==> flow/design.v <==
module sdram_controller (
        input   clk,
        input   rst,
        output  sdram_cle,
        output  sdram_cs,
        output  sdram_cas,
        output  sdram_ras,
        output  sdram_we,
        output  sdram_dqm,
        output  [1:0]  sdram_ba,
        output  [12:0] sdram_a,
        input   [31:0] sdram_dqi,
        output  [31:0] sdram_dqo,
        input   [22:0] user_addr,    
        input   rw,                  
        input   [31:0] data_in,      
        output  [31:0] data_out,     
        output  busy,                
        input   in_valid,            
        output  out_valid            
    );
    localparam tCASL            = 13'd2;        
    localparam tPRE             = 13'd2;        
    localparam tACT             = 13'd2;        
    localparam tREF             = 13'd6;        
    localparam tRef_Counter     = 10'd750;     
    wire [22:0] addr;
    wire [12:0] Mapped_RA;
    wire [1:0]  Mapped_BA;
    wire [7:0]  Mapped_CA;
    reg        req_rw_q;
    reg [22:0] req_addr_q;
    reg [31:0] req_data_q;
    reg        start_q;
    wire        eff_rw   = start_q ? req_rw_q   : rw;
    wire [22:0] eff_addr = start_q ? req_addr_q : user_addr;
    wire [31:0] eff_data = start_q ? req_data_q : data_in;
    assign Mapped_RA = {eff_addr[22:10]};
    assign Mapped_BA = {eff_addr[9:8]};
    assign Mapped_CA = {eff_addr[7:0]};
    assign addr = {Mapped_RA, Mapped_BA, Mapped_CA};
    wire[22:0]next_input_addr;
    wire[22:0]next_addr;
    wire [12:0] next_Mapped_RA;
    wire [1:0]  next_Mapped_BA;
    wire [7:0]  next_Mapped_CA;
    assign next_input_addr = eff_addr + 8;  
    assign next_Mapped_RA = {next_input_addr[22:10]};
    assign next_Mapped_BA = {next_input_addr[9:8]};
    assign next_Mapped_CA = {next_input_addr[7:0]};
    assign next_addr = {next_Mapped_RA,next_Mapped_BA,next_Mapped_CA}; 
    reg [31:0] cache_d[0:1], cache_q[0:1];
    reg [22:0] cache_addr_d[0:1], cache_addr_q[0:1];
    reg [1:0]  cache_cnt_d[0:1], cache_cnt_q[0:1]; 
    reg [1:0]  cache_vld_d, cache_vld_q;
    localparam CMD_UNSELECTED    = 4'b1000;
    localparam CMD_NOP           = 4'b0111;
    localparam CMD_ACTIVE        = 4'b0011;
    localparam CMD_READ          = 4'b0101;
    localparam CMD_WRITE         = 4'b0100;
    localparam CMD_TERMINATE     = 4'b0110;
    localparam CMD_PRECHARGE     = 4'b0010;
    localparam CMD_REFRESH       = 4'b0001;
    localparam CMD_LOAD_MODE_REG = 4'b0000;
    localparam STATE_SIZE = 4;
    localparam INIT = 4'd0,
               WAIT = 4'd1,
               PRECHARGE_INIT = 4'd2,
               REFRESH_INIT_1 = 4'd3,
               REFRESH_INIT_2 = 4'd4,
               LOAD_MODE_REG = 4'd5,
               IDLE = 4'd6,
               REFRESH = 4'd7,
               ACTIVATE = 4'd8,
               READ = 4'd9,
               READ_RES = 4'd10,
               WRITE = 4'd11,
               PRECHARGE = 4'd12;
    reg cle_d, cle_q;
    reg dqm_q, dqm_d;
    reg [3:0] cmd_d, cmd_q;
    reg [1:0] ba_d, ba_q;
    reg [12:0] a_d, a_q;
    reg [31:0] dq_d, dq_q;
    reg [31:0] dqi_d, dqi_q;
    reg dq_en_d, dq_en_q;
    assign sdram_cle = cle_q;
    assign sdram_cs = cmd_q[3];
    assign sdram_ras = cmd_q[2];
    assign sdram_cas = cmd_q[1];
    assign sdram_we = cmd_q[0];
    assign sdram_dqm = dqm_q;
    assign sdram_ba = ba_q;
    assign sdram_a = a_q;
    assign sdram_dqo = dq_en_q ? dq_q : 32'h00000000;
    reg [STATE_SIZE-1:0] state_d, state_q;
    reg [STATE_SIZE-1:0] next_state_d, next_state_q;
    reg [22:0] addr_d, addr_q;
    reg [31:0] data_d, data_q;
    reg out_valid_d, out_valid_q;
    reg [15:0] delay_ctr_d, delay_ctr_q;
    reg [9:0] refresh_ctr_d, refresh_ctr_q;
    reg refresh_flag_d, refresh_flag_q;
    reg ready_d, ready_q;
    reg start_d;
    reg rw_op_d, rw_op_q;
    reg [3:0] row_open_d, row_open_q;
    reg [12:0] row_addr_d[3:0], row_addr_q[3:0];
    reg [2:0] precharge_bank_d, precharge_bank_q;
    integer i;
    assign data_out = data_q;
    assign busy = !ready_q;
    assign out_valid = out_valid_q;
    always @* begin
        dq_d = dq_q;
        dqi_d = sdram_dqi;
        dq_en_d = 1'b0;  
        cle_d = cle_q;
        cmd_d = CMD_NOP;  
        dqm_d = 1'b0;
        ba_d = 2'd0;
        a_d = 13'd0;
        state_d = state_q;
        next_state_d = next_state_q;
        delay_ctr_d = delay_ctr_q;
        addr_d = addr_q;
        data_d = data_q;
        out_valid_d = 1'b0;
        precharge_bank_d = precharge_bank_q;
        rw_op_d = rw_op_q;
        ready_d = ready_q;
        start_d = start_q;
        row_open_d = row_open_q;
        for (i = 0; i < 4; i = i + 1)
            row_addr_d[i] = row_addr_q[i];
        refresh_flag_d = refresh_flag_q;
        refresh_ctr_d = refresh_ctr_q + 1'b1;
        if (refresh_ctr_q > tRef_Counter) begin
            refresh_ctr_d = 10'd0;
            refresh_flag_d = 1'b1;
        end
        cache_d[0] = cache_q[0];
        cache_d[1] = cache_q[1];
        cache_addr_d[0] = cache_addr_q[0];
        cache_addr_d[1] = cache_addr_q[1];
        cache_cnt_d[0] = cache_cnt_q[0];
        cache_cnt_d[1] = cache_cnt_q[1];
        cache_vld_d = cache_vld_q;
        case(cache_cnt_q[0])
            0:begin
                cache_d[0] = sdram_dqi;
                cache_cnt_d[0] = 2'b11;
            end
            1:cache_cnt_d[0] = 2'b00;
            2:cache_cnt_d[0] = 2'b01;
        endcase
        case(cache_cnt_q[1])
            0:begin
                cache_d[1] = sdram_dqi;
                cache_cnt_d[1] = 2'b11;
            end
            1:cache_cnt_d[1] = 2'b00;
            2:cache_cnt_d[1] = 2'b01;
        endcase
        case (state_q)
            INIT: begin
                row_open_d = 4'b0;
                out_valid_d = 1'b0;
                a_d = {3'b000, 1'b0, 2'b00, 3'b010, 1'b0, 3'b010};  
                ba_d = 2'b0;
                cle_d = 1'b1;
                state_d = WAIT;
                delay_ctr_d = 16'd0;
                next_state_d = IDLE;
                refresh_flag_d = 1'b0;
                refresh_ctr_d = 10'b1;
                ready_d = 1'b0;
                dq_en_d = 1'b0;
            end
            WAIT: begin
                delay_ctr_d = delay_ctr_q - 1'b1;
                if (delay_ctr_q == 13'd0) begin
                    state_d = next_state_q;
                end
            end
            IDLE: begin
            	start_d = start_q;
                if (ready_q && in_valid) begin
                        start_d = 1'd1;
                end
                if (refresh_flag_q) begin  
                    ready_d = 1'b0;
                    state_d = PRECHARGE;
                    next_state_d = REFRESH;
                    precharge_bank_d = 3'b100;  
                    refresh_flag_d = 1'b0;  
                end 
                else if ((ready_q && in_valid) || start_q) begin  
                    start_d = 1'd0;
                    ready_d = 1'b0;  
                    rw_op_d = eff_rw;  
                    addr_d = addr;
                    if (eff_rw)  
                        data_d = eff_data;
                    if (row_open_q[addr[9:8]]) begin
                        if (row_addr_q[addr[9:8]] == addr[22:10]) begin  
                            if (eff_rw)
                                state_d = WRITE;
                            else begin
                                if (cache_vld_q[addr[2]] && cache_cnt_q[addr[2]] == 2'b11 && cache_addr_q[addr[2]] == addr[22:0]) begin  
                                    out_valid_d = 1'b1;
                                    data_d = cache_q[addr[2]];
                                    if(row_open_q[next_addr[9:8]] && row_addr_q[next_addr[9:8]] == next_addr[22:10]) begin
                                        cmd_d = CMD_READ;
                                        a_d = {2'b0, 1'b0, next_addr[7:0], 2'b0};
                                        ba_d = next_addr[9:8];
                                        cache_addr_d[next_addr[2]] = next_addr;
                                        cache_cnt_d[next_addr[2]] = 2;
                    cache_vld_d[next_addr[2]] = 1'b1;
                                    end
                                end
                                else begin                  
                                    state_d = READ;
                                end
                            end
                        end 
                        else begin  
                            state_d = PRECHARGE;  
                            precharge_bank_d = {1'b0, addr[9:8]};
                            next_state_d = ACTIVATE;  
                        end
                    end 
                    else begin  
                        state_d = ACTIVATE;  
                    end
                end
                else if (!ready_q) begin
                    ready_d = 1;
                end
            end
            REFRESH: begin
                cmd_d = CMD_REFRESH;
                state_d = WAIT;
                delay_ctr_d = tREF;
                next_state_d = IDLE;
            end
            ACTIVATE: begin
                cmd_d = CMD_ACTIVE;
                a_d = addr_q[22:10];
                ba_d = addr_q[9:8];
                delay_ctr_d = tACT;
                state_d = WAIT;
                if (rw_op_q)
                    next_state_d = WRITE;
                else
                    next_state_d = READ;
                row_open_d[addr_q[9:8]] = 1'b1;  
                row_addr_d[addr_q[9:8]] = addr_q[22:10];
            end
            READ: begin
                cmd_d = CMD_READ;
                a_d = {2'b0, 1'b0, addr_q[7:0], 2'b0};
                ba_d = addr_q[9:8];
                state_d = WAIT;
                delay_ctr_d = tCASL; 
                next_state_d = READ_RES;
            end
            READ_RES: begin
                data_d = dqi_q;  
                out_valid_d = 1'b1;
                state_d = IDLE;
                if (row_open_q[next_addr[9:8]] && row_addr_q[next_addr[9:8]] == next_addr[22:10]) begin
                    cmd_d = CMD_READ;
                    a_d = {2'b0, 1'b0, next_addr[7:0], 2'b0};  
                    ba_d = next_addr[9:8];
                    cache_addr_d[next_addr[2]] = next_addr;
                    cache_cnt_d[next_addr[2]] = 2;
                    cache_vld_d[next_addr[2]] = 1'b1;
            	end
            end
            WRITE: begin
                cmd_d = CMD_WRITE;
                dq_d = data_q;
                dq_en_d = 1'b1;  
                a_d = {2'b0, 1'b0, addr_q[7:0], 2'b00};
                ba_d = addr_q[9:8];
                for (i = 0; i < 2; i = i + 1) begin
                    if (cache_addr_q[i] == addr_q) begin
                        cache_d[i] = data_q;
                        cache_cnt_d[i] = 2'b11;
                    end
                end
                state_d = IDLE;
            end
            PRECHARGE: begin
                cmd_d = CMD_PRECHARGE;
                a_d[10] = precharge_bank_q[2];  
                ba_d = precharge_bank_q[1:0];
                state_d = WAIT;
                delay_ctr_d = tPRE;
                if (precharge_bank_q[2]) begin
                    row_open_d = 4'b0000;  
                end else begin
                    row_open_d[precharge_bank_q[1:0]] = 1'b0;  
                end
            end
            default: state_d = INIT;
        endcase
    end
    always @(posedge clk) begin
        if(rst) begin
            cle_q <= 1'b0;
            dq_en_q <= 1'b0;
            state_q <= INIT;
            ready_q <= 1'b0;
            start_q <= 1'b0;
            cache_q[0] <= 0;
            cache_addr_q[0] <= 0;
            cache_cnt_q[0] <= 2'b11;
            cache_q[1] <= 0;
            cache_addr_q[1] <= 0;
            cache_cnt_q[1] <= 2'b11;
            cache_vld_q <= 2'b00;
        end else begin
            cle_q <= cle_d;
            dq_en_q <= dq_en_d;
            state_q <= state_d;
            ready_q <= ready_d;
            start_q <= start_d;
            cache_q[0] <= cache_d[0];
            cache_addr_q[0] <= cache_addr_d[0];
            cache_cnt_q[0] <= cache_cnt_d[0];
            cache_q[1] <= cache_d[1];
            cache_addr_q[1] <= cache_addr_d[1];
            cache_cnt_q[1] <= cache_cnt_d[1];
            cache_vld_q <= cache_vld_d;
        end
        cmd_q <= cmd_d;
        dqm_q <= dqm_d;
        ba_q <= ba_d;
        a_q <= a_d;
        dq_q <= dq_d;
        dqi_q <= dqi_d;
        next_state_q <= next_state_d;
        refresh_flag_q <= refresh_flag_d;
        refresh_ctr_q <= refresh_ctr_d;
        data_q <= data_d;
        addr_q <= addr_d;
        out_valid_q <= out_valid_d;
        row_open_q <= row_open_d;
        for (i = 0; i < 4; i = i + 1)
            row_addr_q[i] <= row_addr_d[i];
        precharge_bank_q <= precharge_bank_d;
        rw_op_q <= rw_op_d;
        if (state_q == IDLE && ready_q && in_valid) begin
            req_rw_q <= rw;
            req_addr_q <= user_addr;
            req_data_q <= data_in;
        end
        delay_ctr_q <= delay_ctr_d;
    end
endmodule
### From RTL to reports: sdram_controller

The steps from the RTL of sdram_controller to its reports follow in flow order.
Lines are those of the file above, counted from 1.
Library cell names are shortened.
The mark n/a stands for no value.

* top: sdram_controller
* clock input: clk
* standard-cell library: sky130hd
* timing corner: tt_025C_1v80

### Word level

Counts by Yosys on the flattened word-level netlist (proc, flatten, opt, wreduce). Print and check cells are left out. Cells with the same type and inputs are merged into one.

* register bits: 409
* input bits: 91
* cells after elaboration: 318

* add/sub/neg operators: 6
* order comparisons: 1
* equality and inequality tests: 41
* shifts and indexed selects: 7
* mux-type cells: 171
* bitwise gates (word level): 16
* reduce/logical cells: 41

Operator list (number)
* two-way mux 23 bit: 23
* two-way mux 32 bit: 15
* case mux 23 bit (select 2 bit): 5
* two-way mux 13 bit: 16
* case mux 32 bit (select 2 bit): 2
* case mux 13 bit (select 4 bit): 2
* two-way mux 2 bit: 49
* two-way mux 10 bit: 8
* == test 23 bit: 3
* case mux 16 bit (select 4 bit): 1
* case mux 10 bit (select 5 bit): 1
* two-way mux 4 bit: 12
* == test 13 bit: 3
* case mux 4 bit (select 4 bit): 2
* case mux 2 bit (select 3 bit): 5
* adder 23 x 4 -> 23 bit with constant B: 1
* case mux 3 bit (select 7 bit): 1
* == test 4 bit with constant B: 5
* == test 2 bit with constant B: 9
* OR reduction 3 bit: 6
* subtractor 16 x 1 -> 16 bit with constant B: 1
* zero test 16 bit: 1
* inequality test 2 bit with constant B: 8
* two-way mux 1 bit: 16
* case mux 2 bit (select 2 bit): 4
* variable shift 1 x 3 -> 4 bit with constant A: 3
* case mux 4 bit (select 3 bit): 1
* adder 10 x 1 -> 10 bit with constant B: 1

Other operator kinds: 37; their cells: 79.

### Depth

Depth = most cells in a row (Yosys ltp): at word level without a register or memory, in the mapped netlist without a sequential cell, where the memories' decode and read muxes count.

* depth in word-level cells: 33
* ABC_AREA: 0
* mapped depth: 20
* mapped depth without buffers: 12

### Netlist

Yosys stat after the flow's synthesis: flattened, memories mapped to cells. It holds for the ABC_AREA given above (unset counts as 0); a run with the other value may have another netlist.

* cell count: 1778
* chip area (Yosys): 19473.7 um2
* area of sequential cells: 10400.0 um2
* flip-flops: 408
* buffer cells: 97

Cell types (number)
* edfxtp_1: 223
* dfxtp_1: 185
* mux2i_1: 208
* xnor2_1: 96
* nor2_1: 207
* mux2_2: 68
* a21oi_1: 148
* nand2_1: 131
* o21ai_0: 60
* clkbuf_1: 70
* xor2_1: 30
* mux4_2: 11
* and2_1: 35
* inv_1: 44
* nor4_1: 25
* nand3_1: 26
* nand4_1: 18
* ha_1: 8

Other cell types: 57; their cells: 185.

### Path before layout

OpenSTA on the mapped netlist: ideal clock, no wires. The path of least setup slack (recovery checks aside). Input and output delay are each 20% of the period. Register names are those of the netlist, which keeps one name where synthesis merged equal registers.

* kind: register to register
* start point: reg start_q
* end point: reg cache_addr_q[1][21]
* period: 4200 ps
* library setup time: 72 ps
* time at the first pin: 0 ps
* arrival time: 4628 ps
* path slack: -500 ps
* path delay: 4700 ps
* driving pins on the path: 20
* synthesis period reached: 4700 ps

"path delay" = arrival - input delay + setup time.
"driving pins on the path" counts driving pins, that of a launching flip-flop among them; a cell with two outputs on the path counts twice.
"synthesis period reached" is the clock period less the worst setup slack; recovery checks do not enter. This is arithmetic on one report: input and output delays are still those of the set period (20% each).

* path through: dfxtp_1 > buf_6 > buf_6 > buf_2 > buf_2 > buf_2 > mux2i_1 > inv_1 > ha_1 > nand4_1 > a211oi_2 > xnor2_2 > mux4_2 > xor2_1 > or4b_4 > nor3_4 > and4_1 > buf_6 > buf_12 > mux2i_1
* elaborated cells on any way between the ends: 72
* those cells by class: 1 x add/sub; 18 x eq/ne; 3 x shift; 40 x mux; 2 x logic; 8 x reduce/logical

Ends and longest elaborated chain, after synthesis
* from (decl): RTL line 34 `reg        start_q;`
* from (assign): RTL line 316 `start_q <= 1'b0;`
* from (assign): RTL line 329 `start_q <= start_d;`
* to (assign): RTL line 321 `cache_addr_q[1] <= 0;`
* to (assign): RTL line 334 `cache_addr_q[1] <= cache_addr_d[1];`
* to (decl): RTL line 53 `reg [22:0] cache_addr_d[0:1], cache_addr_q[0:1];`

No chain of elaborated cells between the ends is given.
Some nets on the timed path still bear RTL names; the line given drives or declares the net.

Nets with RTL names, path after synthesis
* Mapped_CA[4]: RTL line 36 `wire [22:0] eff_addr = start_q ? req_addr_q : user_addr;`

### Timing after layout

Path of least setup slack in the final report of stored run 3 (OpenROAD, finished layout, wires in). Where an end is a register, its clock arrival counts in the times.
The path's times are printed in steps of 10 ps; the period is the one set.

* kind: register to register
* start point: reg req_addr_q[3]
* end point: reg cache_addr_q[1][22]
* period: 4180 ps
* library setup time: 70 ps
* time at the first pin: 590 ps
* arrival time: 4500 ps
* path slack: 200 ps
* driving pins on the path: 16

The rows between start and end are the longest chain of elaborated cells between them; the timing report does not say that the signal goes this way. Where chains are equally long, one stands for them.
A line is the first line of the expression or statement that the cell stems from. Yosys adds cells for indexed reads and writes and turns some case tables into memories.

* path through: edfxtp_1 > mux2i_1 > inv_1 > ha_4 > nand4_1 > a211oi_2 > buf_4 > xnor2_4 > buf_6 > mux4_2 > xor2_1 > or4b_4 > nor3_4 > and4_4 > clkbuf_16 > mux2i_1
* length of the longest elaborated chain: 21
* elaborated cells on any way between the ends: 36
* those cells by class: 1 x add/sub; 9 x eq/ne; 1 x shift; 20 x mux; 5 x reduce/logical

Ends and longest elaborated chain, post-layout
* from (decl): RTL line 32 `reg [22:0] req_addr_q;`
* from (assign): RTL line 357 `req_addr_q <= user_addr;`
* two-way mux 23 bit: RTL line 36 `wire [22:0] eff_addr = start_q ? req_addr_q : user_addr;`
* adder 23 x 4 -> 23 bit: RTL line 47 `assign next_input_addr = eff_addr + 8;`
* == test 2 bit: RTL line 213 `if(row_open_q[next_addr[9:8]] && row_addr_q[next_addr[9:8]] == next_addr[22:10]) begin`
* case mux 13 bit (select 4 bit): RTL line 213
* two-way mux 13 bit: RTL line 210 `if (cache_vld_q[addr[2]] && cache_cnt_q[addr[2]] == 2'b11 && cache_addr_q[addr[2]] == addr[22:0]) begin`
* two-way mux 13 bit: RTL line 207 `if (eff_rw)`
* two-way mux 13 bit: RTL line 206 `if (row_addr_q[addr[9:8]] == addr[22:10]) begin`
* (+7 left out)
* two-way mux 23 bit: RTL line 210
* two-way mux 23 bit: RTL line 207
* two-way mux 23 bit: RTL line 206
* two-way mux 23 bit: RTL line 205 `if (row_open_q[addr[9:8]]) begin`
* two-way mux 23 bit: RTL line 198 `else if ((ready_q && in_valid) || start_q) begin`
* two-way mux 23 bit: RTL line 191 `if (refresh_flag_q) begin`
* case mux 23 bit (select 2 bit): RTL line 165 `case (state_q)`
* to (assign): RTL line 321 `cache_addr_q[1] <= 0;`
* to (assign): RTL line 334 `cache_addr_q[1] <= cache_addr_d[1];`
* to (decl): RTL line 53 `reg [22:0] cache_addr_d[0:1], cache_addr_q[0:1];`

Some nets on the timed path still bear RTL names; the line given drives or declares the net.

Nets with RTL names, path post-layout (RTL line)
* Mapped_CA[3]: 36

--- measured runs ---
Record of 6 stored runs of the RTL-to-layout flow on sdram_controller, platform sky130hd. The runs are unordered. Constraints: input delay and output delay 20% of the set period each, output load 0.01 pF.
"clock period reached" = clock period - worst setup slack. The figure is calculated, with input and output delays left at 20% of the set period.
"time used up by the worst setup path" means the part of the period allowed to the worst setup path (the constraints hold back 20% at inputs and 20% at outputs) less its slack; where the path has registers, the arrival times of their clocks count too.
"total power of the final layout" rests on the timing tool's default activity at the inputs, not on a simulated workload.
"time used up by the worst setup path" is given in steps of 10 ps.

### Stored run 1

Settings: `ABC_AREA=1`, `CAP_MARGIN=30`, `CELL_PAD_IN_SITES_DETAIL_PLACEMENT=2`, `CELL_PAD_IN_SITES_GLOBAL_PLACEMENT=2`, `CORE_UTILIZATION=70`, `CTS_CLUSTER_DIAMETER=252`, `CTS_CLUSTER_SIZE=95`, `GPL_ROUTABILITY_DRIVEN=1`, `GPL_TIMING_DRIVEN=1`, `MAX_ROUTING_LAYER=met5`, `MIN_ROUTING_LAYER=met2`, `PLACE_DENSITY_LB_ADDON=0.27`, `SLEW_MARGIN=0`, `period_ns=4.3`, `CORE_MARGIN=2`

Incomplete, placement halted on FLW-0024.

### Stored run 2

Settings: `ABC_AREA=1`, `CELL_PAD_IN_SITES_DETAIL_PLACEMENT=1`, `CELL_PAD_IN_SITES_GLOBAL_PLACEMENT=2`, `CORE_UTILIZATION=70`, `CTS_CLUSTER_DIAMETER=252`, `CTS_CLUSTER_SIZE=95`, `GPL_ROUTABILITY_DRIVEN=0`, `GPL_TIMING_DRIVEN=1`, `MAX_ROUTING_LAYER=met4`, `PLACE_DENSITY_LB_ADDON=0.27`, `SLEW_MARGIN=0`, `period_ns=2.99`, `CAP_MARGIN=20`, `CORE_MARGIN=2`

Incomplete, placement halted on FLW-0024.

### Stored run 3

Settings: `ABC_AREA=0`, `CELL_PAD_IN_SITES_DETAIL_PLACEMENT=0`, `CORE_UTILIZATION=43`, `GPL_ROUTABILITY_DRIVEN=0`, `MAX_ROUTING_LAYER=met4`, `PLACE_DENSITY_LB_ADDON=0.27`, `TNS_END_PERCENT=20`, `period_ns=4.18`, `CAP_MARGIN=20`, `CORE_MARGIN=2`, `SLEW_MARGIN=20`

- Utilization after routing: 0.549
- Standard-cell area after layout: 24389.6 um2
- Final worst hold slack: 473 ps
- Time used up by the worst setup path: 3980 ps
- Critical path type: register to register
- Total power of the final layout: 9.979 mW
- Summed negative setup slack: 0 ps
- Clock period reached: 3976 ps
- Lowest setup slack: 204 ps
- Post-synthesis cell area: 19473.7 um2
- Die footprint: 47006.6 um2

### Stored run 4

Settings: `ABC_AREA=1`, `CAP_MARGIN=35`, `CELL_PAD_IN_SITES_DETAIL_PLACEMENT=0`, `CORE_MARGIN=4`, `CTS_CLUSTER_DIAMETER=347`, `CTS_CLUSTER_SIZE=20`, `MAX_ROUTING_LAYER=met4`, `SETUP_SLACK_MARGIN=0.74`, `SLEW_MARGIN=25`, `period_ns=4.2`, `CORE_UTILIZATION=40`

- Time used up by the worst setup path: 3360 ps
- Critical path type: register to register
- Total power of the final layout: 8.468 mW
- Clock period reached: 3364 ps
- Post-synthesis cell area: 20279.4 um2
- Final worst hold slack: 463 ps
- Utilization after routing: 0.496
- Lowest setup slack: 836 ps
- Summed negative setup slack: 0 ps
- Standard-cell area after layout: 24907.6 um2
- Die footprint: 54365.9 um2

### Stored run 5

Settings: `CELL_PAD_IN_SITES_DETAIL_PLACEMENT=2`, `CTS_CLUSTER_SIZE=20`, `period_ns=4.2`, `CAP_MARGIN=20`, `CORE_MARGIN=2`, `CORE_UTILIZATION=40`, `SLEW_MARGIN=20`

- Standard-cell area after layout: 24863.8 um2
- Total power of the final layout: 10.830 mW
- Clock period reached: 4703 ps
- Utilization after routing: 0.519
- Summed negative setup slack: -25588 ps
- Post-synthesis cell area: 19473.7 um2
- Time used up by the worst setup path: 4700 ps
- Critical path type: register to register
- Final worst hold slack: 493 ps
- Lowest setup slack: -503 ps
- Die footprint: 50465.4 um2

### Stored run 6

Settings: `ABC_AREA=1`, `CAP_MARGIN=30`, `CELL_PAD_IN_SITES_DETAIL_PLACEMENT=2`, `CELL_PAD_IN_SITES_GLOBAL_PLACEMENT=2`, `CORE_UTILIZATION=59`, `CTS_CLUSTER_DIAMETER=110`, `CTS_CLUSTER_SIZE=95`, `GPL_ROUTABILITY_DRIVEN=1`, `GPL_TIMING_DRIVEN=0`, `MAX_ROUTING_LAYER=met5`, `MIN_ROUTING_LAYER=met2`, `PLACE_DENSITY_LB_ADDON=0.27`, `SLEW_MARGIN=0`, `period_ns=4.3`, `CORE_MARGIN=2`

Incomplete, placement halted on FLW-0024.
--- end ---
